==> flow/design.v <==
`timescale 1ns / 1ps
module display7(clk, seg_number, an_number, seg, an, btnU
    );
    input clk, btnU;
    output reg [7:0] seg;
    output reg [3:0] an;
    input wire [3:0] seg_number;
    input wire [1:0] an_number;
    always @ (*)
    begin 
        case(seg_number)
            4'h0: seg = 8'b11000000;
            4'h1: seg = 8'b11111001;
            4'h2: seg = 8'b10100100;
            4'h3: seg = 8'b10110000;
            4'h4: seg = 8'b10011001;
            4'h5: seg = 8'b10010010;
            4'h6: seg = 8'b10000010;
            4'h7: seg = 8'b11111000;
            4'h8: seg = 8'b10000000;
            4'h9: seg = 8'b10010000;
            default: seg = 8'b00000000;
        endcase
        case(an_number)
            2'b00: an = 4'b0111;
            2'b01:
            begin
            an = 4'b1011;
            seg[7] = 0;
            end
            2'b10: an = 4'b1101;
            2'b11: an = 4'b1110;
            default: an = 4'b0000;
        endcase
     end 
endmodule
`timescale 1ns / 1ps
module notes(clk, rst, speaker, signal
    );
    input clk;
    input rst;
    input [1:0] signal;
    output reg speaker;
    reg [3:0] seg_number;
    reg [1:0] an_number;
    reg [7:0] counter;
    always @(posedge clk)
    begin
        if (rst)
        begin
            counter <= 0;
            speaker <= 0;
        end
        else if (signal == 2'b00)
        begin
            counter <= 0;
            speaker <= 0;
        end  
        else if (signal == 2'b01)
        begin
            if(counter==55) counter <= 0; else counter <= counter+1;
            speaker <= counter[5];
        end
        else  
        begin
            if(counter==221) counter <= 0; else counter <= counter+1;
            speaker <= counter[7];
        end
    end
endmodule
`timescale 1ns / 1ps
module randomNumber #(parameter BITS = 5)(
    input clk,
    input rst,
    output reg [4:0] data
    );
   reg [4:0] data_next;
   always @* begin
    data_next[4] = data[4]^data[1];
    data_next[3] = data[3]^data[0];
    data_next[2] = data[2]^data_next[4];
    data_next[1] = data[1]^data_next[3];
    data_next[0] = data[0]^data_next[2];
   end
   always @(posedge clk) begin
    if(rst)
        data <= 5'h1f;
    else
        data <= data_next;
   end
endmodule
`timescale 1ns / 1ps
module clock_1hz(clk, rst, clk_1hz
    );
    input clk;
    input rst;
    output clk_1hz;
    reg clk_1hz;
    reg [12:0] counter;
    always @ (posedge clk)
        if (rst)
            begin
                counter <= 0;
                clk_1hz <= 0;
            end
        else if (counter == 13'd4999)
            begin
                counter <= 0;
                clk_1hz <= 1;
            end
        else
            begin
                clk_1hz <= 0;
                counter <= counter + 1;
            end    
endmodule
`timescale 1ns / 1ps
module clock_500hz(clk, rst, clk_500hz
    );
    input clk;
    input rst;
    output clk_500hz;
    reg clk_500hz;
    reg [3:0] counter;
    always @ (posedge clk)
        begin
            if (rst)
            begin
                counter <= 0;
                clk_500hz <= 0;
            end
            else if (counter == 4'd9)
            begin
                counter <= 0;
                clk_500hz <= 1;
            end
            else
            begin
                clk_500hz <= 0;
                counter <= counter + 1;
            end    
        end
endmodule
`timescale 1ns / 1ps
module bopit(clk, rst, btnR, btnD, btnL, btnU, btnS, sw, seg, an, led, speaker 
    );
    input clk;
    input rst;
    input btnR, btnS, btnD, btnU, btnL;
    input [7:0] sw;
    output reg [7:0] led;
    output [7:0] seg;
    output [3:0] an;
    reg [3:0] seg_number;
    reg [1:0] an_number;
    wire clk_1hz;  
    wire clk_500hz;  
    wire [4:0] randomBop;  
    output wire speaker;
    reg [1:0] signal;  
    reg [7:0] ledCode;
    reg [3:0] bopCode; 
    reg [3:0] ones_seconds;
    reg [3:0] tens_seconds;
    reg [3:0] ones_score;
    reg [3:0] tens_score;
    integer an_toggle;
    integer an_index;
    integer gameOn;
    integer command_type;
    integer command_number;
    integer roundWon;
    integer roundDelay;
    integer fail_count;
    notes bop_notes(
        .clk(clk),
        .rst(rst),
        .signal(signal),
        .speaker(speaker)
    );
    randomNumber randomNum (
        .clk(clk),
        .rst(rst),
        .data(randomBop)
    );
    clock_1hz clock_1 (
		.clk(clk), 
		.rst(rst),
		.clk_1hz(clk_1hz)
	);
    clock_500hz clock_500 (
        .clk(clk),
        .rst(rst),
        .clk_500hz(clk_500hz)
    );
    display7 segmentDisplay (
            .clk(clk), 
            .seg_number(seg_number), 
            .an_number(an_number), 
            .seg(seg), 
            .an(an), 
            .btnU(btnU) 
    );
    always @ (posedge clk)
    if (rst)
    begin
        ones_seconds <= 0;
        tens_seconds <= 0;
        command_type <= 10;
        command_number <= 8;
        an_toggle <= 0;
        an_index <= 0;
        ones_score <= 0;
        tens_score <= 0;
        bopCode <= 0;
        ledCode <= 0;
        gameOn <= 1;
        roundWon <= 0;
        roundDelay <= 0;
        signal <= 0;
        fail_count <= 0;
        seg_number <= 0;
        an_number <= 0;
        led <= 0;
    end
    else
    begin
        if (btnS)
        begin
            roundWon <= 0;
            roundDelay <= 0;
            gameOn <= 1;
            ones_score <= 0;
            tens_score <= 0;
            ones_seconds <= 0;
            tens_seconds <= 0;
            bopCode <= randomBop % 12;
            fail_count <= 0;
        end
        if (!roundWon)
        begin
        case(bopCode)
            0:
            begin  
                if (sw[0])
                begin
                    roundWon <= 1;
                end
                else if(sw[7:0] || btnU || btnL || btnD || btnR)
                begin
                    gameOn <= 0;
                end
            end
            1:
            begin  
                if (sw[1])
                begin
                    roundWon <= 1;
                end
                else if(sw[7:0] || btnU || btnL || btnD || btnR)
                begin
                    gameOn <= 0;
                end
            end
            2:
            begin  
                if (sw[2])
                begin
                    roundWon <= 1;
                end
                else if(sw[7:0] || btnU || btnL || btnD || btnR)
                begin
                    gameOn <= 0;
                end
            end
            3:
            begin  
                if (sw[3])
                begin
                    roundWon <= 1;
                end
                else if(sw[7:0] || btnU || btnL || btnD || btnR)
                begin
                    gameOn <= 0;
                end
            end
            4:
            begin  
                if (sw[4])
                begin
                    roundWon <= 1;
                end
                else if(sw[7:0] || btnU || btnL || btnD || btnR)
                begin
                    gameOn <= 0;
                end
            end
            5:
            begin  
                if (sw[5])
                begin
                    roundWon <= 1;
                end
                else if(sw[7:0] || btnU || btnL || btnD || btnR)
                begin
                    gameOn <= 0;
                end
            end
            6:
            begin  
                if (sw[6])
                begin
                    roundWon <= 1;
                end
                else if(sw[7:0] || btnU || btnL || btnD || btnR)
                begin
                    gameOn <= 0;
                end
            end
            7:
            begin  
                if (sw[7])
                begin
                    roundWon <= 1;
                end
                else if(sw[7:0] || btnU || btnL || btnD || btnR)
                begin
                    gameOn <= 0;
                end
            end
            8:
            begin  
                if (btnU)
                begin
                    roundWon <= 1;
                end
                else if(sw[7:0] || btnU || btnL || btnD || btnR)
                begin
                    gameOn <= 0;
                end
            end
            9:
            begin  
                if (btnR)
                begin
                    roundWon <= 1;
                end
                else if(sw[7:0] || btnU || btnL || btnD || btnR)
                begin
                    gameOn <= 0;
                end
            end
            10:
            begin  
                if (btnD)
                begin
                    roundWon <= 1;
                end
                else if(sw[7:0] || btnU || btnL || btnD || btnR)
                begin
                    gameOn <= 0;
                end
            end
            11:
            begin  
                if (btnL)
                begin
                    roundWon <= 1;
                end
                else if(sw[7:0] || btnU || btnL || btnD || btnR)
                begin
                    gameOn <= 0;
                end
            end
        endcase
        end
        if (clk_1hz && gameOn)
        begin
            if (roundWon)
            begin
                if (roundDelay == 0)
                    signal <= 1;
                if (roundDelay == 1)
                    signal <= 0;
                if (roundDelay == 3)
                begin
                    roundWon <= 0;
                    roundDelay <= 0;
                    bopCode <= randomBop % 12;
                    if (ones_score == 4'b1001)
                    begin
                       ones_score <= 0; 
                       tens_score <= tens_score + 1;
                    end
                    else
                    begin
                       ones_score <= ones_score + 1;
                    end
                end
                else
                begin
                    roundDelay <= roundDelay + 1;
                end
                   ones_seconds <= 0;
                   tens_seconds <= 0;
            end
            else
            begin 
                ones_seconds <= ones_seconds + 1;
                if (ones_seconds == 4'b1001)
                begin
                    ones_seconds <= 0; 
                    tens_seconds <= tens_seconds + 1;
                end
            end
        end
        if (tens_seconds == 4'b0001)
        begin
            ones_seconds <= 0;
            tens_seconds <= 0;
            gameOn <= 0;
        end
        if (clk_500hz && gameOn)  
        begin
            an_index <= an_toggle % 4;
            case(an_index)
                0:
                begin
                    if (bopCode > 4'b0111)  
                    begin
                        seg_number <= 4'b1000;
                        ledCode <= 8'b00000000;
                        led [7:0] <= ledCode [7:0];
                    end
                    else  
                    begin
                        seg_number <= 4'b0101;
                        ledCode <= 8'b00000001 << (bopCode % 8);
                        led [7:0] <= ledCode [7:0];
                    end
                    an_number <= an_index;
                end
                1:
                begin
                    seg_number <= bopCode % 8; 
                    an_number <= an_index;
                end
                2:
                begin
                    seg_number <= tens_seconds;
                    an_number <= an_index;
                end
                3:
                begin
                    seg_number <= ones_seconds;
                    an_number <= an_index;                  
                end
                default:
                begin
                    seg_number <= 0;
                    an_number <= 0;
                end
            endcase
            an_toggle <= an_toggle + 1;
        end
        else if (clk_500hz && !gameOn)
        begin
            if (fail_count != 500)
            begin
                signal <= 2;
                fail_count <= fail_count + 1;
            end
            if (fail_count == 500)
                signal <= 0;
            an_index <= an_toggle % 4;
            case(an_index)
                0:
                begin
                    seg_number <= 0;
                    an_number <= an_index;
                end
                1:
                begin
                    seg_number <= 0;
                    an_number <= an_index;
                end
                2:
                begin
                    seg_number <= tens_score;
                    an_number <= an_index;
                end
                3:
                begin
                    seg_number <= ones_score;
                    an_number <= an_index;                  
                end
                default:
                begin
                    seg_number <= 0;
                    an_number <= 0;
                end
            endcase
            an_toggle <= an_toggle + 1;
        end
    end
endmodule
### From RTL to reports: bopit

Tool output for the design above, in the order of the flow.
Lines are those of the file above, counted from 1.
Cell names lack the library's common part.
The mark n/a stands for no value.

| set-up | value |
|---|---|
| top module | bopit |
| clock input | clk |
| library | sky130hd |
| timing corner | tt_025C_1v80 |

### Word level

Source: Yosys, flattened and elaborated, memories not mapped. Widths are those after wreduce. Print and check cells do not count. Equal cells are merged and count once.
Memory sizes are those after Yosys's memory passes, which may raise the word count (mostly to a power of two), join words into wider ones and drop unused or constant bits.

| storage and ports | value |
|---|---|
| register bits after elaboration | 269 |
| bits in latches | 0 |
| memory bits (writable) | 0 |
| bits in read-only memories | 128 |
| clocked read ports x word width | 8 |
| memories kept | 1 |
| bits of input ports | 15 |
| output and inout bits | 21 |
| elaborated cells | 194 |

Memories:

| memory | depth | width | rd ports | write ports | line | text |
|---|---|---|---|---|---|---|
| (no name shown) | 16 | 8 | 1 | 0 | 11 | `case(seg_number)` |

| operators by class | value |
|---|---|
| add/subtract/negate cells | 10 |
| multipliers | 0 |
| div/mod/pow operators | 1 |
| order comparisons | 1 |
| eq/ne operators | 29 |
| shift operators | 1 |
| muxes and demuxes | 96 |
| bitwise operators | 6 |
| reductions and logical operators | 25 |

Operator list:

| kind | number |
|---|---|
| 32-bit 2-to-1 mux | 44 |
| 32-bit case mux with 12-bit select | 2 |
| 32-bit logical NOT | 4 |
| 5-bit by 4-bit modulo with 32-bit output with constant B | 1 |
| 4-bit 2-to-1 mux | 27 |
| 32-bit by 2-bit adder with 32-bit output with constant B | 3 |
| 32-bit by 2-bit == test with 1-bit output with constant B | 3 |
| 1-bit by 32-bit logical AND with 1-bit output | 2 |
| 32-bit by 1-bit == test with 1-bit output with constant B | 1 |
| 32-bit by 10-bit == test with 1-bit output with constant B | 1 |
| 32-bit by 10-bit != test with 1-bit output with constant B | 1 |
| 32-bit by 3-bit == test with 1-bit output with constant B | 1 |
| 32-bit nonzero test | 1 |
| 4-bit case mux with 4-bit select | 2 |
| 8-bit 2-to-1 mux | 4 |
| 4-bit == test with constant B | 7 |
| 2-bit 2-to-1 mux | 11 |
| 4-bit by 1-bit adder with 4-bit output with constant B | 5 |
| 4-bit by 3-bit == test with 1-bit output with constant B | 4 |
| 13-bit by 1-bit adder with 13-bit output with constant B | 1 |
| 13-bit == test with constant B | 1 |
| 2-bit OR reduction | 5 |
| 1-bit by 3-bit << shifter with 8-bit output with constant A | 1 |
| 4-bit by 1-bit == test with 1-bit output with constant B | 2 |
| 4-bit by 2-bit == test with 1-bit output with constant B | 2 |
| 8-bit by 1-bit adder with 8-bit output with constant B | 1 |
| 8-bit by 1-bit logical OR with 1-bit output | 1 |
| 8-bit by 6-bit == test with 1-bit output with constant B | 1 |

Other operator kinds: 17; their cells: 30.

### Longest topological paths

Depth = most cells in a row (Yosys ltp): at word level without a register or memory, in the mapped netlist without a sequential cell, where the memories' decode and read muxes count.

| logic depth | value |
|---|---|
| depth after elaboration | 9 |
| ABC_AREA | 0 |
| depth in mapped cells | 13 |
| gate-level depth less buffers | 11 |

### After synthesis

Source: synth_stat.txt of the flow (Yosys; design flattened, memories mapped). It holds for the ABC_AREA given above (unset counts as 0); a run with the other value may have another netlist.
Totals and module areas in this step are rounded.

Cells by type:

| cell | number | total area (um^2) |
|---|---|---|
| dfxtp_1 | 248 | 4.96E+03 |
| nand2_1 | 161 | 604.33 |
| and2_1 | 73 | 456.688 |
| nor2_1 | 121 | 454.186 |
| a21oi_1 | 81 | 405.389 |
| xor2_1 | 42 | 367.853 |
| nor4_1 | 58 | 362.848 |
| nand3_1 | 70 | 350.336 |
| ha_1 | 22 | 275.264 |
| nand4_1 | 41 | 256.496 |
| o21ai_0 | 41 | 205.197 |
| nor3_1 | 39 | 195.187 |
| clkbuf_1 | 49 | 183.926 |
| xnor2_1 | 18 | 157.651 |
| a31oi_1 | 25 | 156.4 |
| or3_1 | 23 | 143.888 |
| mux2i_1 | 13 | 130.125 |
| and3_1 | 19 | 118.864 |

Not listed: further types 61, cells in them 231.

| mapped netlist | value |
|---|---|
| cells in the netlist | 1375 |
| mapped area | 12000 um^2 |
| area of sequential cells | 5000 um^2 |
| flip-flop cells | 248 |
| buffers | 73 |

The figures by module come from a second, unflattened synthesis with its own total; it is not the netlist above.

| unflattened totals | value |
|---|---|
| cells (unflattened synthesis) | 1290 |
| area total of the unflattened synthesis | 11000 um^2 |

Each row is one instance without its submodules.

By module:

| module | instances | cells | area (um^2) | sequential area (um^2) |
|---|---|---|---|---|
| bopit | 1 | 1108 | 9400 | 4100 |
| clock_1hz | 1 | 66 | 590 | 280 |
| notes | 1 | 49 | 440 | 180 |
| display7 | 1 | 30 | 210 | 0.0 |
| clock_500hz | 1 | 21 | 210 | 100 |
| randomNumber | 1 | 16 | 190 | 100 |

### Timing after synthesis

Path of least setup slack by OpenSTA after synthesis, without wires, with an ideal clock, recovery checks aside; 20% of the period is set as input and as output delay. Where synthesis merged equal registers, the netlist keeps one of their names.

| timing path after synthesis | value |
|---|---|
| path kind | input to register |
| start | input sw[2] |
| end | register gameOn[17] |
| clock period | 10.0 ns |
| input delay | 2.000 ns |
| setup time | 0.058 ns |
| time at the first pin | 2.000 ns |
| arrival | 3.621 ns |
| required time | 9.942 ns |
| setup slack | 6.322 ns |
| path delay | 1.679 ns |
| stages | 7 |
| path buffers | 1 |
| period reached after synthesis | 3.678 ns |

"path delay" is the arrival time less input delay plus setup time.
"stages" counts driving pins, that of a launching flip-flop among them; a cell with two outputs on the path counts twice.
"period reached after synthesis" is the clock period less the worst setup slack; recovery checks do not enter. This is arithmetic on one report: input and output delays are still those of the set period (20% each).
The rows between start and end are the longest chain of elaborated cells between them; the timing report does not say that the signal goes this way. Where chains are equally long, one stands for them.
A line is the first line of the expression or statement that the cell stems from. Yosys adds cells for indexed reads and writes and turns some case tables into memories.
A register here has more assigning lines than the two given.

| on the way, after synthesis | value |
|---|---|
| cells stage by stage | nor4_1 -> a41oi_1 -> nor3_1 -> nor4_1 -> a2111oi_1 -> clkbuf_1 -> and2_2 |
| length of the longest elaborated chain | 8 |
| elaborated cells between the ends (all ways) | 19 |
| classes of those cells | mux: 15; reduce/logical: 4 |

Ends and longest elaborated chain, after synthesis:

| item | line | text |
|---|---|---|
| start, declared | 150 | `input [7:0] sw;` |
| 8-bit by 1-bit logical OR with 1-bit output | 370 | `else if(sw[7:0] \|\| btnU \|\| btnL \|\| btnD \|\| btnR)` |
| 1-bit logical OR (3 in a row) | 370 |  |
| 32-bit 2-to-1 mux | 370 |  |
| 32-bit 2-to-1 mux | 366 | `if (btnL)` |
| 32-bit case mux with 12-bit select | 242 | `case(bopCode)` |
| 32-bit 2-to-1 mux | 240 | `if (!roundWon)` |
| end, assigned | 232 | `gameOn <= 1;` |
| end, assigned | 251 | `gameOn <= 0;` |
| end, declared | 169 | `integer gameOn;` |

### Path in the finished layout

Path of least setup slack in the final report of flow run 2 (OpenROAD, finished layout, wires in). Where an end is a register, its clock arrival counts in the times.

| timing path post-layout | value |
|---|---|
| path kind | register to register |
| start | register gameOn[4] |
| end | register fail_count[3] |
| clock period | 3.1 ns |
| setup time | 0.08 ns |
| time at the first pin | 0.53 ns |
| arrival | 3.15 ns |
| required time | 3.54 ns |
| setup slack | 0.39 ns |
| stages | 8 |
| path buffers | 1 |

The rows between start and end are the longest chain of elaborated cells between them; the timing report does not say that the signal goes this way. Where chains are equally long, one stands for them.
A register here has more assigning lines than the two given.

| on the way, post-layout | value |
|---|---|
| cells stage by stage | dfxtp_1 -> nor4_2 -> nand2_1 -> or4_4 -> buf_6 -> o31ai_4 -> o21ai_0 -> a32o_1 |
| length of the longest elaborated chain | 4 |
| elaborated cells between the ends (all ways) | 5 |
| RTL lines with such cells | 2 |
| classes of those cells | mux: 2; reduce/logical: 3 |

Ends and longest elaborated chain, post-layout:

| item | line | text |
|---|---|---|
| start, declared | 169 | `integer gameOn;` |
| start, assigned | 217 | `gameOn <= 1;` |
| start, assigned | 232 | `gameOn <= 1;` |
| 32-bit logical NOT | 466 | `else if (clk_500hz && !gameOn)` |
| 1-bit logical AND | 466 |  |
| 32-bit 2-to-1 mux | 466 |  |
| 32-bit 2-to-1 mux | 423 | `if (clk_500hz && gameOn)` |
| end, assigned | 238 | `fail_count <= 0;` |
| end, assigned | 471 | `fail_count <= fail_count + 1;` |
| end, declared | 174 | `integer fail_count;` |

Ticket comment

Design bopit on sky130hd. What follows are 4 stored runs of the flow, each under its own settings; their order means nothing. The constraints put input and output delay at 20% of the set period each and load the outputs with 0.01 pF.
"clock period reached" = clock period - worst setup slack. The figure is calculated, with input and output delays left at 20% of the set period.
"critical path time" is the time allowed to the run's worst setup path (the clock period less input and output delay, where it has them) less its slack. Clock arrival times count: a late capture clock shortens it, a late launch clock lengthens it.
"total design power" is the tool's figure for a default switching activity; nothing was simulated.
Results are given in rounded form.
A setting shown as n/a is not set for that run.
A result given as n/a is not shown for that run.

| stored run | ABC_AREA | CAP_MARGIN | CELL_PAD_IN_SITES_DETAIL_PLACEMENT | CELL_PAD_IN_SITES_GLOBAL_PLACEMENT | CORE_UTILIZATION | CTS_CLUSTER_DIAMETER | GPL_ROUTABILITY_DRIVEN | HOLD_SLACK_MARGIN | MIN_ROUTING_LAYER | PLACE_DENSITY_LB_ADDON | SETUP_SLACK_MARGIN | SLEW_MARGIN | TNS_END_PERCENT | period_ns | CORE_MARGIN | CTS_CLUSTER_SIZE | GPL_TIMING_DRIVEN | MAX_ROUTING_LAYER | setup slack of the worst path (ns) | setup total negative slack (ns) | clock period reached (ns) | total design power (uW) | utilization in the final report | die size (um^2) | critical path time (ns) | worst path kind | worst hold slack in the final report (ns) | post-synthesis cell area (um^2) | std-cell area (final layout) (um^2) |
|---|---|---|---|---|---|---|---|---|---|---|---|---|---|---|---|---|---|---|---|---|---|---|---|---|---|---|---|---|---|
| flow run 1 | 0 | 0 | 0 | 3 | 48 | 237 | 1 | 0.27 | met2 | 0.24 | 0.39 | 35 | 30 | 4.52 | 2 | n/a | n/a | n/a | n/a | n/a | n/a | n/a | n/a | n/a | n/a | n/a | n/a | n/a | n/a |
| flow run 2 | n/a | 35 | 1 | 0 | 40 | 100 | n/a | n/a | met2 | 0.3 | 0.34 | 20 | 5 | 3.1 | 4 | 99 | 1 | met4 | 0.39 | 0.000 | 2.706 | 5900 | 0.45 | 32000 | 2.71 | register to register | 0.46 | 12000 | 13000 |
| flow run 3 | 1 | 0 | 2 | 3 | 48 | 237 | 1 | 0.2 | met2 | 0.24 | 0.39 | 35 | 20 | 4.52 | 2 | 69 | n/a | n/a | n/a | n/a | n/a | n/a | n/a | n/a | n/a | n/a | n/a | n/a | n/a |
| flow run 4 | n/a | 20 | 2 | 3 | 40 | n/a | n/a | n/a | n/a | 0.3 | n/a | 20 | 5 | 3.1 | 4 | n/a | 0 | n/a | 0.080 | 0.000 | 3.020 | 7500 | 0.47 | 32000 | 3.02 | register to register | 0.45 | 12000 | 14000 |

Flow run 1: no results, placement failed with FLW-0024
Flow run 3: no results, placement failed with FLW-0024
